==> flow/design.v <==
module mux2 #(parameter n = 16) (Out, InA, InB, Select);
	input 	[n-1:0]	InA, InB;
	input			Select;
	output 	[n-1:0]	Out;
	assign Out = Select ? InB : InA;
endmodule
module add(Out, InA, InB);
	input 		[4:0] InA, InB;
	output reg	[4:0] Out;
	always @(*) begin
		Out = InA + InB;
	end
endmodule
module SignExtend(Out, In);
	input 	[4:0] 	In;
	output 	[15:0] 	Out;
	assign Out = In[4] ? {11'b11111111111, In}:{11'b00000000000, In};
endmodule
module ALU (Out, Zero, InA, InB, ALU_opcode);
	input signed		[15:0]	InA, InB;
	input				[2:0]	ALU_opcode;
	output reg signed	[15:0]	Out;
	output reg					Zero;
	always @(*) begin
		case (ALU_opcode)
			3'd0:	Out = InA + InB;
			3'd1:	Out = InA - InB;
			3'd2:	Out = InA & InB;
			3'd3:	Out = InA | InB;
			3'd4:	Out = InA ^ InB;
			3'd5:	Out = InA >> InB[2:0];
			3'd6:	Out = InA >>> InB[2:0];
			3'd7:	Out = InA << InB[2:0];
		endcase
		Zero = (Out == 16'd0) ? 1'b1 : 1'b0;
	end
endmodule
module PC(PC, In, RST, CLK);
	input		[4:0] 	In;
	input 				CLK, RST;
	output reg	[4:0] 	PC;
	always @(posedge CLK) begin
		if (RST)
			PC <= 5'd0;
		else
			PC <= In;
	end
endmodule
module RegFile(	ReadData1, 
				ReadData2,
				REG0,
				REG1,
				REG2,
				REG3,
				REG4,
				REG5,
				REG6,
				REG7,
				WriteData, 
				ReadWriteEn, 
				WriteAddress, 
				ReadAddress1, 
				ReadAddress2, 
				RST,
				CLK);
	input 			ReadWriteEn, RST, CLK;	
	input	[2:0] 	WriteAddress, ReadAddress1, ReadAddress2;
	input	[15:0] 	WriteData;
	output 	[15:0] 	ReadData1, ReadData2;
	output	[15:0] 	REG0, REG1, REG2, REG3, REG4, REG5, REG6, REG7;
	reg 	[15:0] array_reg [7:0];
	reg 	[15:0] reg1, reg2;
	integer i;
	always @(posedge CLK) begin
		if (RST) begin
			for (i=0; i<8; i=i+1)
				array_reg[i] <= 16'd0;
		end
		else if(ReadWriteEn) begin
			if (WriteAddress != 3'd0)
				array_reg[WriteAddress] <= WriteData;	
		end
	end
	always @(*) begin 
			reg1 = array_reg[ReadAddress1];
			reg2 = array_reg[ReadAddress2];
	end	
	assign REG0 = array_reg[0];
	assign REG1 = array_reg[1];
	assign REG2 = array_reg[2];
	assign REG3 = array_reg[3];
	assign REG4 = array_reg[4];
	assign REG5 = array_reg[5];
	assign REG6 = array_reg[6];
	assign REG7 = array_reg[7];
	assign ReadData1 = reg1;
	assign ReadData2 = reg2;
endmodule
module DMEM(ReadData, Address, WriteData, WriteEn, RST, CLK);
	input 				CLK, RST, WriteEn;
	input 		[15:0] 	Address, WriteData;
	output 	 	[15:0] 	ReadData;
	reg [15:0] array_reg [15:0];
	integer i;
	always @ (posedge CLK)begin
		if (RST) begin
			for (i=0; i<16; i=i+1)
				array_reg[i] <= 16'd0;
		end
		else if (WriteEn)
			array_reg[Address[3:0]] <= WriteData;
	end
	assign ReadData = array_reg[Address[3:0]];
endmodule
module Control(PCSrc, RegSrc, RegWrEn, ALUSrc, ALUopcode, DmemWrEn, WrSrc, INST, z);
	input				z;
	input		[4:0] 	INST;
	output reg	[2:0] 	ALUopcode;
	output reg 			PCSrc, RegSrc, RegWrEn, ALUSrc, DmemWrEn, WrSrc;
	always @(*) begin
		PCSrc = 1'b0;
		RegSrc = 1'b0;
		RegWrEn = 1'b0;
		ALUSrc = 1'b0;
		DmemWrEn = 1'b0;
		WrSrc = 1'b1;
		ALUopcode = 3'd0;
		if(INST[4] == 1'b0) begin		 
			PCSrc = 1'b0;
			RegSrc = 1'b1;
			RegWrEn = 1'b1;
			ALUSrc = 1'b0; 				
			DmemWrEn = 1'b0;
			WrSrc = 1'b1;
			if(INST[3:0] == 4'b0010) ALUopcode = 3'd0; 	 
			if(INST[3:0] == 4'b0011) ALUopcode = 3'd1;	 
			if(INST[3:0] == 4'b0100) ALUopcode = 3'd2;	 
			if(INST[3:0] == 4'b0101) ALUopcode = 3'd3;	 
			if(INST[3:0] == 4'b0110) ALUopcode = 3'd4;	 
			if(INST[3:0] == 4'b1000) ALUopcode = 3'd5; 	 
			if(INST[3:0] == 4'b1001) ALUopcode = 3'd6;	 
			if(INST[3:0] == 4'b1010) ALUopcode = 3'd7;	 
		end
		else if(INST[4] == 1'd1) begin
			if(INST[3] == 1'b0) begin 			 
				PCSrc = 1'b0;
				RegSrc = 1'b1;
				RegWrEn = 1'b1;
				ALUSrc = 1'b1;
				DmemWrEn = 1'b0;
				WrSrc = 1'b1;
				if(INST[2:0] == 3'b010) ALUopcode = 3'd0; 	 
				if(INST[2:0] == 3'b100) ALUopcode = 3'd2;	 
				if(INST[2:0] == 3'b101) ALUopcode = 3'd3;	 
				if(INST[2:0] == 3'b110) ALUopcode = 3'd4;	 
			end
			else if (INST[3] == 1'b1) begin
				if (INST[3:0] == 4'b1100) begin     
					PCSrc = 1'b0;
					RegSrc = 1'b0;
					RegWrEn = 1'b1;
					ALUSrc = 1'b1;
					DmemWrEn = 1'b0;
					WrSrc = 1'b0;
					ALUopcode = 3'd0; 	 
				end
				else if (INST[3:0] == 4'b1101) begin     
					PCSrc = 1'b0;
					RegSrc = 1'b0;
					RegWrEn = 1'b0;
					ALUSrc = 1'b1;
					DmemWrEn = 1'b1;
					WrSrc = 1'b0;
					ALUopcode = 3'd0; 	 
				end
				else if (INST[3:0] == 4'b1110) begin     
					RegSrc = 1'b0;
					RegWrEn = 1'b0;
					ALUSrc = 1'b0;
					DmemWrEn = 1'b0;
					WrSrc = 1'b1;
					ALUopcode = 3'd1; 	 
					if(z == 1'b1)
						PCSrc = 1'b1;
					else	
						PCSrc = 1'b0;
				end
				else if (INST[3:0] == 4'b1111) begin     
					RegSrc = 1'b0;
					RegWrEn = 1'b0;
					ALUSrc = 1'b0;
					DmemWrEn = 1'b0;
					WrSrc = 1'b1;
					ALUopcode = 3'd1; 	 
					if(z == 1'b1)
						PCSrc = 1'b0;
					else	
						PCSrc = 1'b1;
				end
			end
		end
	end
endmodule
module Datapath (CLK, RST, INSTR, PCSrc, RegSrc, RegWrEn, ALUSrc, ALUopcode, DmemWrEn, WrSrc, INST, Zero, PC,
				REG0, REG1, REG2, REG3, REG4, REG5, REG6, REG7, ALU_result, outDMEM, ALU_A, ALU_B
				);
	input			CLK, RST, PCSrc, RegSrc, RegWrEn, ALUSrc, DmemWrEn, WrSrc;
	input 	[2:0]	ALUopcode;
	input	[15:0]	INSTR;
	output	[5:0]	PC;
	output 	[15:0]	REG0, REG1, REG2, REG3, REG4, REG5, REG6, REG7;
	output	[15:0]	ALU_result, outDMEM;
	output	[4:0]	INST;
	output			Zero;
	output	[15:0]	ALU_A, ALU_B;
	wire	[15:0]	instruction;
	wire 	[4:0]	PCout;
	wire	[4:0]	pc0, pc1, muxPC;
	wire	[2:0]	muxRegFile;
	wire	[15:0]	A, B;
	wire	[15:0]	kq_signExtend, muxALU;
	wire	[15:0]	outALU;
	wire	[15:0]	muxDataWr;
	mux2 #(.n(5)) inst0(.Select(PCSrc), .InA(pc0), .InB(pc1), .Out(muxPC));
	PC inst1(.CLK(CLK), .RST(RST), .In(muxPC), .PC(PCout));
	add inst2(.InA(5'd1), .InB(PCout), .Out(pc0));
	assign instruction = INSTR;	 
	add inst4(.InA(instruction[4:0]), .InB(PCout), .Out(pc1));
	assign PC = PCout << 1;
	assign INST = instruction[15:11];
	mux2 #(.n(3)) inst5(.Select(RegSrc), .InA(instruction[10:8]), .InB(instruction[4:2]), .Out(muxRegFile));
	RegFile inst6 (	.ReadData1(A), 
					.ReadData2(B),
					.REG0(REG0),
					.REG1(REG1),
					.REG2(REG2),
					.REG3(REG3),
					.REG4(REG4),
					.REG5(REG5),
					.REG6(REG6),
					.REG7(REG7),
					.WriteData(muxDataWr), 
					.ReadWriteEn(RegWrEn), 
					.WriteAddress(instruction[10:8]), 
					.ReadAddress1(instruction[7:5]), 
					.ReadAddress2(muxRegFile), 
					.RST(RST),
					.CLK(CLK));
	SignExtend inst7(.In(instruction[4:0]), .Out(kq_signExtend));
	mux2 #(.n(16)) inst8(.Select(ALUSrc), .InA(B), .InB(kq_signExtend), .Out(muxALU));
	ALU inst9(.InA(A), .InB(muxALU), .ALU_opcode(ALUopcode), .Out(outALU), .Zero(Zero));
	DMEM inst10(.ReadData(outDMEM), .Address(outALU), .WriteData(B), .WriteEn(DmemWrEn), .RST(RST), .CLK(CLK));
	mux2 #(.n(16)) inst11(.Select(WrSrc), .InA(outDMEM), .InB(outALU), .Out(muxDataWr));
	assign ALU_result = outALU;
	assign ALU_A = A;
	assign ALU_B = muxALU;
endmodule
module Lab4(CLK, RST, INSTR, PC, REG0, REG1, REG2, REG3, REG4, REG5, REG6, REG7, 
		inst_opcode, ALUopcode, ALU_result, Zero, outDMEM, ALU_A, ALU_B);
	input	CLK, RST;
	input		[15:0]	INSTR;
	output 		[5:0]	PC;
	output 		[15:0]	REG0, REG1, REG2, REG3, REG4, REG5, REG6, REG7;
	output 		[4:0]	inst_opcode;
	output 		[2:0]	ALUopcode;
	output 		[15:0]	ALU_result, outDMEM, ALU_A, ALU_B;
	output				Zero;
	wire 				PCSrc, RegSrc, RegWrEn, ALUSrc, DmemWrEn, WrSrc;
	Control c(.PCSrc(PCSrc), .RegSrc(RegSrc), 
			.RegWrEn(RegWrEn), .ALUSrc(ALUSrc), 
			.ALUopcode(ALUopcode), 
			.DmemWrEn(DmemWrEn), .WrSrc(WrSrc), 
			.INST(inst_opcode), .z(Zero));
	Datapath d(	.CLK(CLK), .RST(RST), .INSTR(INSTR), .PCSrc(PCSrc), .RegSrc(RegSrc), 
				.RegWrEn(RegWrEn), .ALUSrc(ALUSrc), 
				.ALUopcode(ALUopcode), .DmemWrEn(DmemWrEn), 
				.WrSrc(WrSrc), .INST(inst_opcode), .Zero(Zero), .PC(PC),
				.REG0(REG0), .REG1(REG1), .REG2(REG2), .REG3(REG3), 
				.REG4(REG4), .REG5(REG5), .REG6(REG6), .REG7(REG7), .ALU_result(ALU_result),
				.outDMEM(outDMEM), .ALU_A(ALU_A), .ALU_B(ALU_B)
				);
endmodule
== Tool chain data of Lab4 ==
What the tools print for Lab4, step after step.
Lines are those of the file above, counted from 1.
Operators carry their Yosys type and port widths (W data, S select, Z words).
Library cell names are shortened.
Not given: --
Design
  design top: Lab4
  clock port: CLK
  standard-cell library: sky130hd
  library corner: tt_025C_1v80

== After elaboration ==
Yosys after proc, flatten, opt, wreduce and memory -nomap, before mapping. Enables and synchronous resets that opt folds into registers are not counted as muxes. Memory bits, and registers merged into a memory's read port (data or address), are not among the register bits. Print and check cells are not counted. Equal cells are merged and count once.
Memory sizes are those after Yosys's memory passes, which may raise the word count (mostly to a power of two), join words into wider ones and drop unused or constant bits.
Storage and ports
  flip-flop bits (word level): 5
  memory bits (writable): 384
  memories kept: 2
  input port bits: 18
  output and inout port bits: 207
  word-level cells: 100
Operators by class
  add/subtract/negate cells: 4
  equal/unequal tests: 21
  shifts and indexed selects: 3
  mux-type cells: 63
  bitwise gates (word level): 3
  reductions and logical operators: 3
Memory list
  d.inst10.array_reg: depth 16, bits a word 16, RTL line 103  | reg [15:0] array_reg [15:0];
  d.inst6.array_reg: depth 8, bits a word 16, RTL line 71  | reg [15:0] array_reg [7:0];
Operators by type and width (count)
  $pmux W16 S8: 1
  $mux W16: 8
  $mux W3: 14
  $mux W1: 33
  $eq A4 B4 Y1 const B: 7
  $eq A3 B3 Y1 const B: 7
  $add A16 B16 Y16: 1
  $sub A16 B16 Y16: 1
  $and A16 B16 Y16: 1
  $or A16 B16 Y16: 1
  $xor A16 B16 Y16: 1
  $shl A16 B3 Y16: 1
  $shr A16 B3 Y16: 1
  $sshr A16 B3 Y16: 1
  $logic_not A16 Y1: 1
  $eq A4 B3 Y1 const B: 3
  $mux W4: 2
  $mux W2: 4
  $eq A3 B2 Y1 const B: 2
  $add A1 B5 Y5 const A: 1
  $add A5 B5 Y5: 1
  $mux W5: 1
  $eq A4 B2 Y1 const B: 1
  $eq A3 B1 Y1 const B: 1
  $logic_not A3 Y1: 1
  $reduce_bool A3 Y1: 1

== Depth ==
Depth = most cells in a row (Yosys ltp): at word level without a register or memory, in the mapped netlist without a sequential cell, where the memories' decode and read muxes count.
Depth
  depth after elaboration: 21
  ABC_AREA: 0
  depth in mapped cells: 39
  depth with buffers taken out: 33

== After synthesis ==
Yosys stat after the flow's synthesis: flattened, memories mapped to cells. It holds for the ABC_AREA given above (unset counts as 0); a run with the other value may have another netlist.
Mapped netlist
  standard cells after synthesis: 2180
  cell area after synthesis: 23181.0 µm²
  sequential area: 11631.2 µm²
  flip-flop cells: 389
  buffer cells: 171
Cells by type
  edfxtp_1: count 384, total area 1.15E+04 µm²
  nor2_1: count 442, total area 1.66E+03 µm²
  mux2i_1: count 161, total area 1.61E+03 µm²
  mux4_2: count 41, total area 923.386 µm²
  ha_1: count 53, total area 663.136 µm²
  nand2_1: count 167, total area 626.851 µm²
  o21ai_0: count 75, total area 375.36 µm²
  nand3_1: count 74, total area 370.355 µm²
  a21oi_1: count 72, total area 360.346 µm²
  clkbuf_1: count 90, total area 337.824 µm²
  mux2_2: count 26, total area 292.781 µm²
  buf_2: count 45, total area 225.216 µm²
  o211ai_1: count 26, total area 195.187 µm²
  xnor2_1: count 22, total area 192.685 µm²
  and3_1: count 30, total area 187.68 µm²
  nor3_1: count 36, total area 180.173 µm²
  nand2b_1: count 28, total area 175.168 µm²
  inv_1: count 46, total area 172.666 µm²
Not listed: further types 79, cells in them 362.
By module: a second synthesis without flattening, with its own total; a netlist apart from the flattened one above.
Second synthesis, totals
  cell total of the unflattened synthesis: 1761
  area total of the unflattened synthesis: 23296.1 µm²
Rows give one instance, submodules left out.
By module
  DMEM: instances 1, cells 724, area 11577.4 µm², sequential area 7687.4 µm²
  RegFile: instances 1, cells 411, area 6811.5 µm², sequential area 3843.7 µm²
  ALU: instances 1, cells 485, area 3523.4 µm², sequential area 0.0 µm²
  mux2 (n=16): instances 2, cells 18, area 249.0 µm², sequential area 0.0 µm²
  add: instances 2, cells 19, area 158.9 µm², sequential area 0.0 µm²
  Control: instances 1, cells 25, area 173.9 µm², sequential area 0.0 µm²
  PC: instances 1, cells 10, area 131.4 µm², sequential area 100.1 µm²
  SignExtend: instances 1, cells 16, area 120.1 µm², sequential area 0.0 µm²
  mux2 (n=5): instances 1, cells 5, area 56.3 µm², sequential area 0.0 µm²
  Datapath: instances 1, cells 8, area 52.6 µm², sequential area 0.0 µm²
  mux2 (n=3): instances 1, cells 3, area 33.8 µm², sequential area 0.0 µm²
  Lab4: instances 1, cells 0, area 0.0 µm², sequential area 0.0 µm²

== Worst setup path after synthesis ==
Path of least setup slack by OpenSTA after synthesis, without wires, with an ideal clock, recovery checks aside; 20% of the period is set as input and as output delay. Where synthesis merged equal registers, the netlist keeps one of their names.
Timing post-synthesis
  path type: input to output
  start: input INSTR[14]
  end: output Zero
  clock period: 12.0 ns
  input delay: 2.400 ns
  external output delay: 2.400 ns
  time at the first pin: 2.400 ns
  arrival time: 7.384 ns
  required time: 9.600 ns
  path slack: 2.216 ns
  path delay: 4.984 ns
  driving pins on the path: 25
  buffers on the path: 6
  synthesis period reached: 9.784 ns
"path delay" is the arrival time less input delay plus setup time.
At an output port there is no setup time.
"driving pins on the path" counts driving pins, that of a launching flip-flop among them; a cell with two outputs on the path counts twice.
"synthesis period reached" = period - worst setup slack (recovery checks aside). The figure is calculated, with input and output delays left at 20% of the set period.
The rows between start and end are the longest chain of elaborated cells between them; the timing report does not say that the signal goes this way. Where chains are equally long, one stands for them.
A line is the first line of the expression or statement that the cell stems from. Yosys adds cells for indexed reads and writes and turns some case tables into memories.
Between the ends, post-synthesis
  cell sequence: buf_6 -> and2_1 -> buf_6 -> o31a_4 -> o32ai_2 -> o31a_1 -> buf_2 -> buf_4 -> buf_4 -> buf_4 -> ha_1 -> a21oi_1 -> xnor2_1 -> ha_1 -> a21o_1 -> a21oi_1 -> nand2_1 -> a31oi_1 -> o21ai_0 -> xor2_1 -> a32oi_1 -> nand4b_1 -> nor4_1 -> nand3_1 -> a2111oi_0
  cells in the longest elaborated chain: 13
  elaborated cells between the ends (all ways): 52
  source lines of those cells: 25
  classes of those cells: add/sub (2); eq/ne (18); shift (3); mux (23); logic (3); reduce/logical (2); memory (1)
RTL lines, path post-synthesis
  start, declared: RTL line 261  | input [15:0] INSTR;
  $eq A4 B2 Y1: RTL line 136  | if(INST[3:0] == 4'b0011) ALUopcode = 3'd1;
  $mux W1: RTL line 136
  $mux W2: RTL line 137  | if(INST[3:0] == 4'b0100) ALUopcode = 3'd2;
  $mux W2: RTL line 138  | if(INST[3:0] == 4'b0101) ALUopcode = 3'd3;
  $mux W3: RTL line 139  | if(INST[3:0] == 4'b0110) ALUopcode = 3'd4;
  $mux W3: RTL line 140  | if(INST[3:0] == 4'b1000) ALUopcode = 3'd5;
  $mux W3: RTL line 141  | if(INST[3:0] == 4'b1001) ALUopcode = 3'd6;
  $mux W3: RTL line 142  | if(INST[3:0] == 4'b1010) ALUopcode = 3'd7;
  $mux W3: RTL line 128  | if(INST[4] == 1'b0) begin
  $eq A3 B3 Y1: RTL line 25  | case (ALU_opcode)
  $pmux W16 S8: RTL line 25
  $logic_not A16 Y1: RTL line 35  | Zero = (Out == 16'd0) ? 1'b1 : 1'b0;
  $mux W1: RTL line 35
  end, declared: RTL line 267  | output Zero;
Nets of the timed path that keep an RTL name, with a line that drives or declares them; the list need not be complete.
Nets with RTL names, path post-synthesis (RTL line)
  ALU_result[10]: 25

== Path in the finished layout ==
Path of least setup slack in the final report of flow run A (OpenROAD, finished layout, wires in). Where an end is a register, its clock arrival counts in the times.
Timing after layout
  path type: input to output
  start: input INSTR[2]
  end: output Zero
  clock period: 15.4 ns
  input delay: 3.08 ns
  external output delay: 3.08 ns
  time at the first pin: 3.08 ns
  arrival time: 8.27 ns
  required time: 12.32 ns
  path slack: 4.05 ns
  driving pins on the path: 24
  buffers on the path: 5
The rows between start and end are the longest chain of elaborated cells between them; the timing report does not say that the signal goes this way. Where chains are equally long, one stands for them.
The chain passes a memory read, where the word-level depth is cut; so it can be longer than that depth.
Between the ends, after layout
  cell sequence: buf_4 -> buf_12 -> a21bo_4 -> buf_4 -> and3_1 -> a211oi_1 -> or4_1 -> buf_12 -> a31o_2 -> a21oi_1 -> xnor2_1 -> ha_1 -> a21o_1 -> a21oi_1 -> nand2_1 -> xnor2_1 -> a221o_1 -> o22ai_1 -> a31oi_4 -> nand2_1 -> nor3_1 -> nand3_1 -> a2111oi_4 -> buf_2
  cells in the longest elaborated chain: 7
  elaborated cells between the ends (all ways): 15
  source lines of those cells: 13
  classes of those cells: add/sub (2); shift (3); mux (5); logic (3); reduce/logical (1); memory (1)
RTL lines, path after layout
  start, declared: RTL line 261  | input [15:0] INSTR;
  $mux W3: RTL line 5  | assign Out = Select ? InB : InA;
  $mem_v2 Z8 W16: RTL line 71  | reg [15:0] array_reg [7:0];
  $mux W16: RTL line 5
  $sub A16 B16 Y16: RTL line 27  | 3'd1: Out = InA - InB;
  $pmux W16 S8: RTL line 25  | case (ALU_opcode)
  $logic_not A16 Y1: RTL line 35  | Zero = (Out == 16'd0) ? 1'b1 : 1'b0;
  $mux W1: RTL line 35
  end, declared: RTL line 267  | output Zero;

Appendix: measured runs

Record of 2 stored runs of the RTL-to-layout flow on Lab4, platform sky130hd. The runs are unordered. Constraints: input delay and output delay 20% of the set period each, output load 0.01 pF.
"worst setup path time (ns)" means the part of the period allowed to the worst setup path (the constraints hold back 20% at inputs and 20% at outputs) less its slack; where the path has registers, the arrival times of their clocks count too.
"finish__power__total": no workload was simulated; the value follows from the tool's default switching activity.

Flow files of flow run A
==> flow/run.sh <==
#!/bin/bash
# the make line also repeats the synthesis and layout settings of config.mk as NAME=value (left out here)
make -C /OpenROAD-flow-scripts/flow DESIGN_CONFIG=/design/flow/config.mk WORK_HOME=/design/flow/orfs CLKGATE_MAP_FILE= finish
==> flow/config.mk <==
export PLATFORM = sky130hd
export DESIGN_NAME = Lab4
export DESIGN_NICKNAME = Lab4
export VERILOG_FILES = /design/flow/design.v
export SDC_FILE = /design/flow/constraint.sdc
export NUM_CORES = 4
export LEC_CHECK = 0
export CAP_MARGIN = 20
export CELL_PAD_IN_SITES_DETAIL_PLACEMENT = 0
export CORE_ASPECT_RATIO = 0.59
export CORE_MARGIN = 2
export CORE_UTILIZATION = 47
export CTS_CLUSTER_DIAMETER = 97
export GPL_ROUTABILITY_DRIVEN = 0
export GPL_TIMING_DRIVEN = 1
export PLACE_DENSITY_LB_ADDON = 0.03
export SETUP_SLACK_MARGIN = 4.14
export SLEW_MARGIN = 20
==> flow/constraint.sdc <==
create_clock -name core_clock -period 15.4 [get_ports {CLK}]
set_input_delay 3.0800 -clock core_clock [delete_from_list [all_inputs] [get_ports {CLK}]]
set_output_delay 3.0800 -clock core_clock [all_outputs]
set_load 0.01 [all_outputs]

report of flow run A
yosys chip area after synthesis (um^2): 23181.0
finish__design__die__area: 51176.1
finish__design__instance__utilization: 0.5936
finish__timing__setup__ws: 4.047
finish__timing__setup__tns: 0.000
finish__timing__hold__ws: 0.601
finish__power__total: 4.156e-03
worst setup path time (ns): 5.19
worst setup path kind: input to output

Flow files of flow run B
==> flow/run.sh <==
#!/bin/bash
# the make line also repeats the synthesis and layout settings of config.mk as NAME=value (left out here)
make -C /OpenROAD-flow-scripts/flow DESIGN_CONFIG=/design/flow/config.mk WORK_HOME=/design/flow/orfs CLKGATE_MAP_FILE= finish
==> flow/config.mk <==
export PLATFORM = sky130hd
export DESIGN_NAME = Lab4
export DESIGN_NICKNAME = Lab4
export VERILOG_FILES = /design/flow/design.v
export SDC_FILE = /design/flow/constraint.sdc
export NUM_CORES = 4
export LEC_CHECK = 0
export CAP_MARGIN = 20
export CORE_ASPECT_RATIO = 0.9
export CORE_MARGIN = 8
export CORE_UTILIZATION = 16
export CTS_CLUSTER_SIZE = 37
export PLACE_DENSITY_LB_ADDON = 0.14
export SLEW_MARGIN = 20
==> flow/constraint.sdc <==
create_clock -name core_clock -period 10.6 [get_ports {CLK}]
set_input_delay 2.1200 -clock core_clock [delete_from_list [all_inputs] [get_ports {CLK}]]
set_output_delay 2.1200 -clock core_clock [all_outputs]
set_load 0.01 [all_outputs]

report of flow run B
yosys chip area after synthesis (um^2): 23181.0
finish__design__die__area: 157334.0
finish__design__instance__utilization: 0.2105
finish__timing__setup__ws: 0.283
finish__timing__setup__tns: 0.000
finish__timing__hold__ws: 0.612
finish__power__total: 6.305e-03
worst setup path time (ns): 6.08
worst setup path kind: input to output
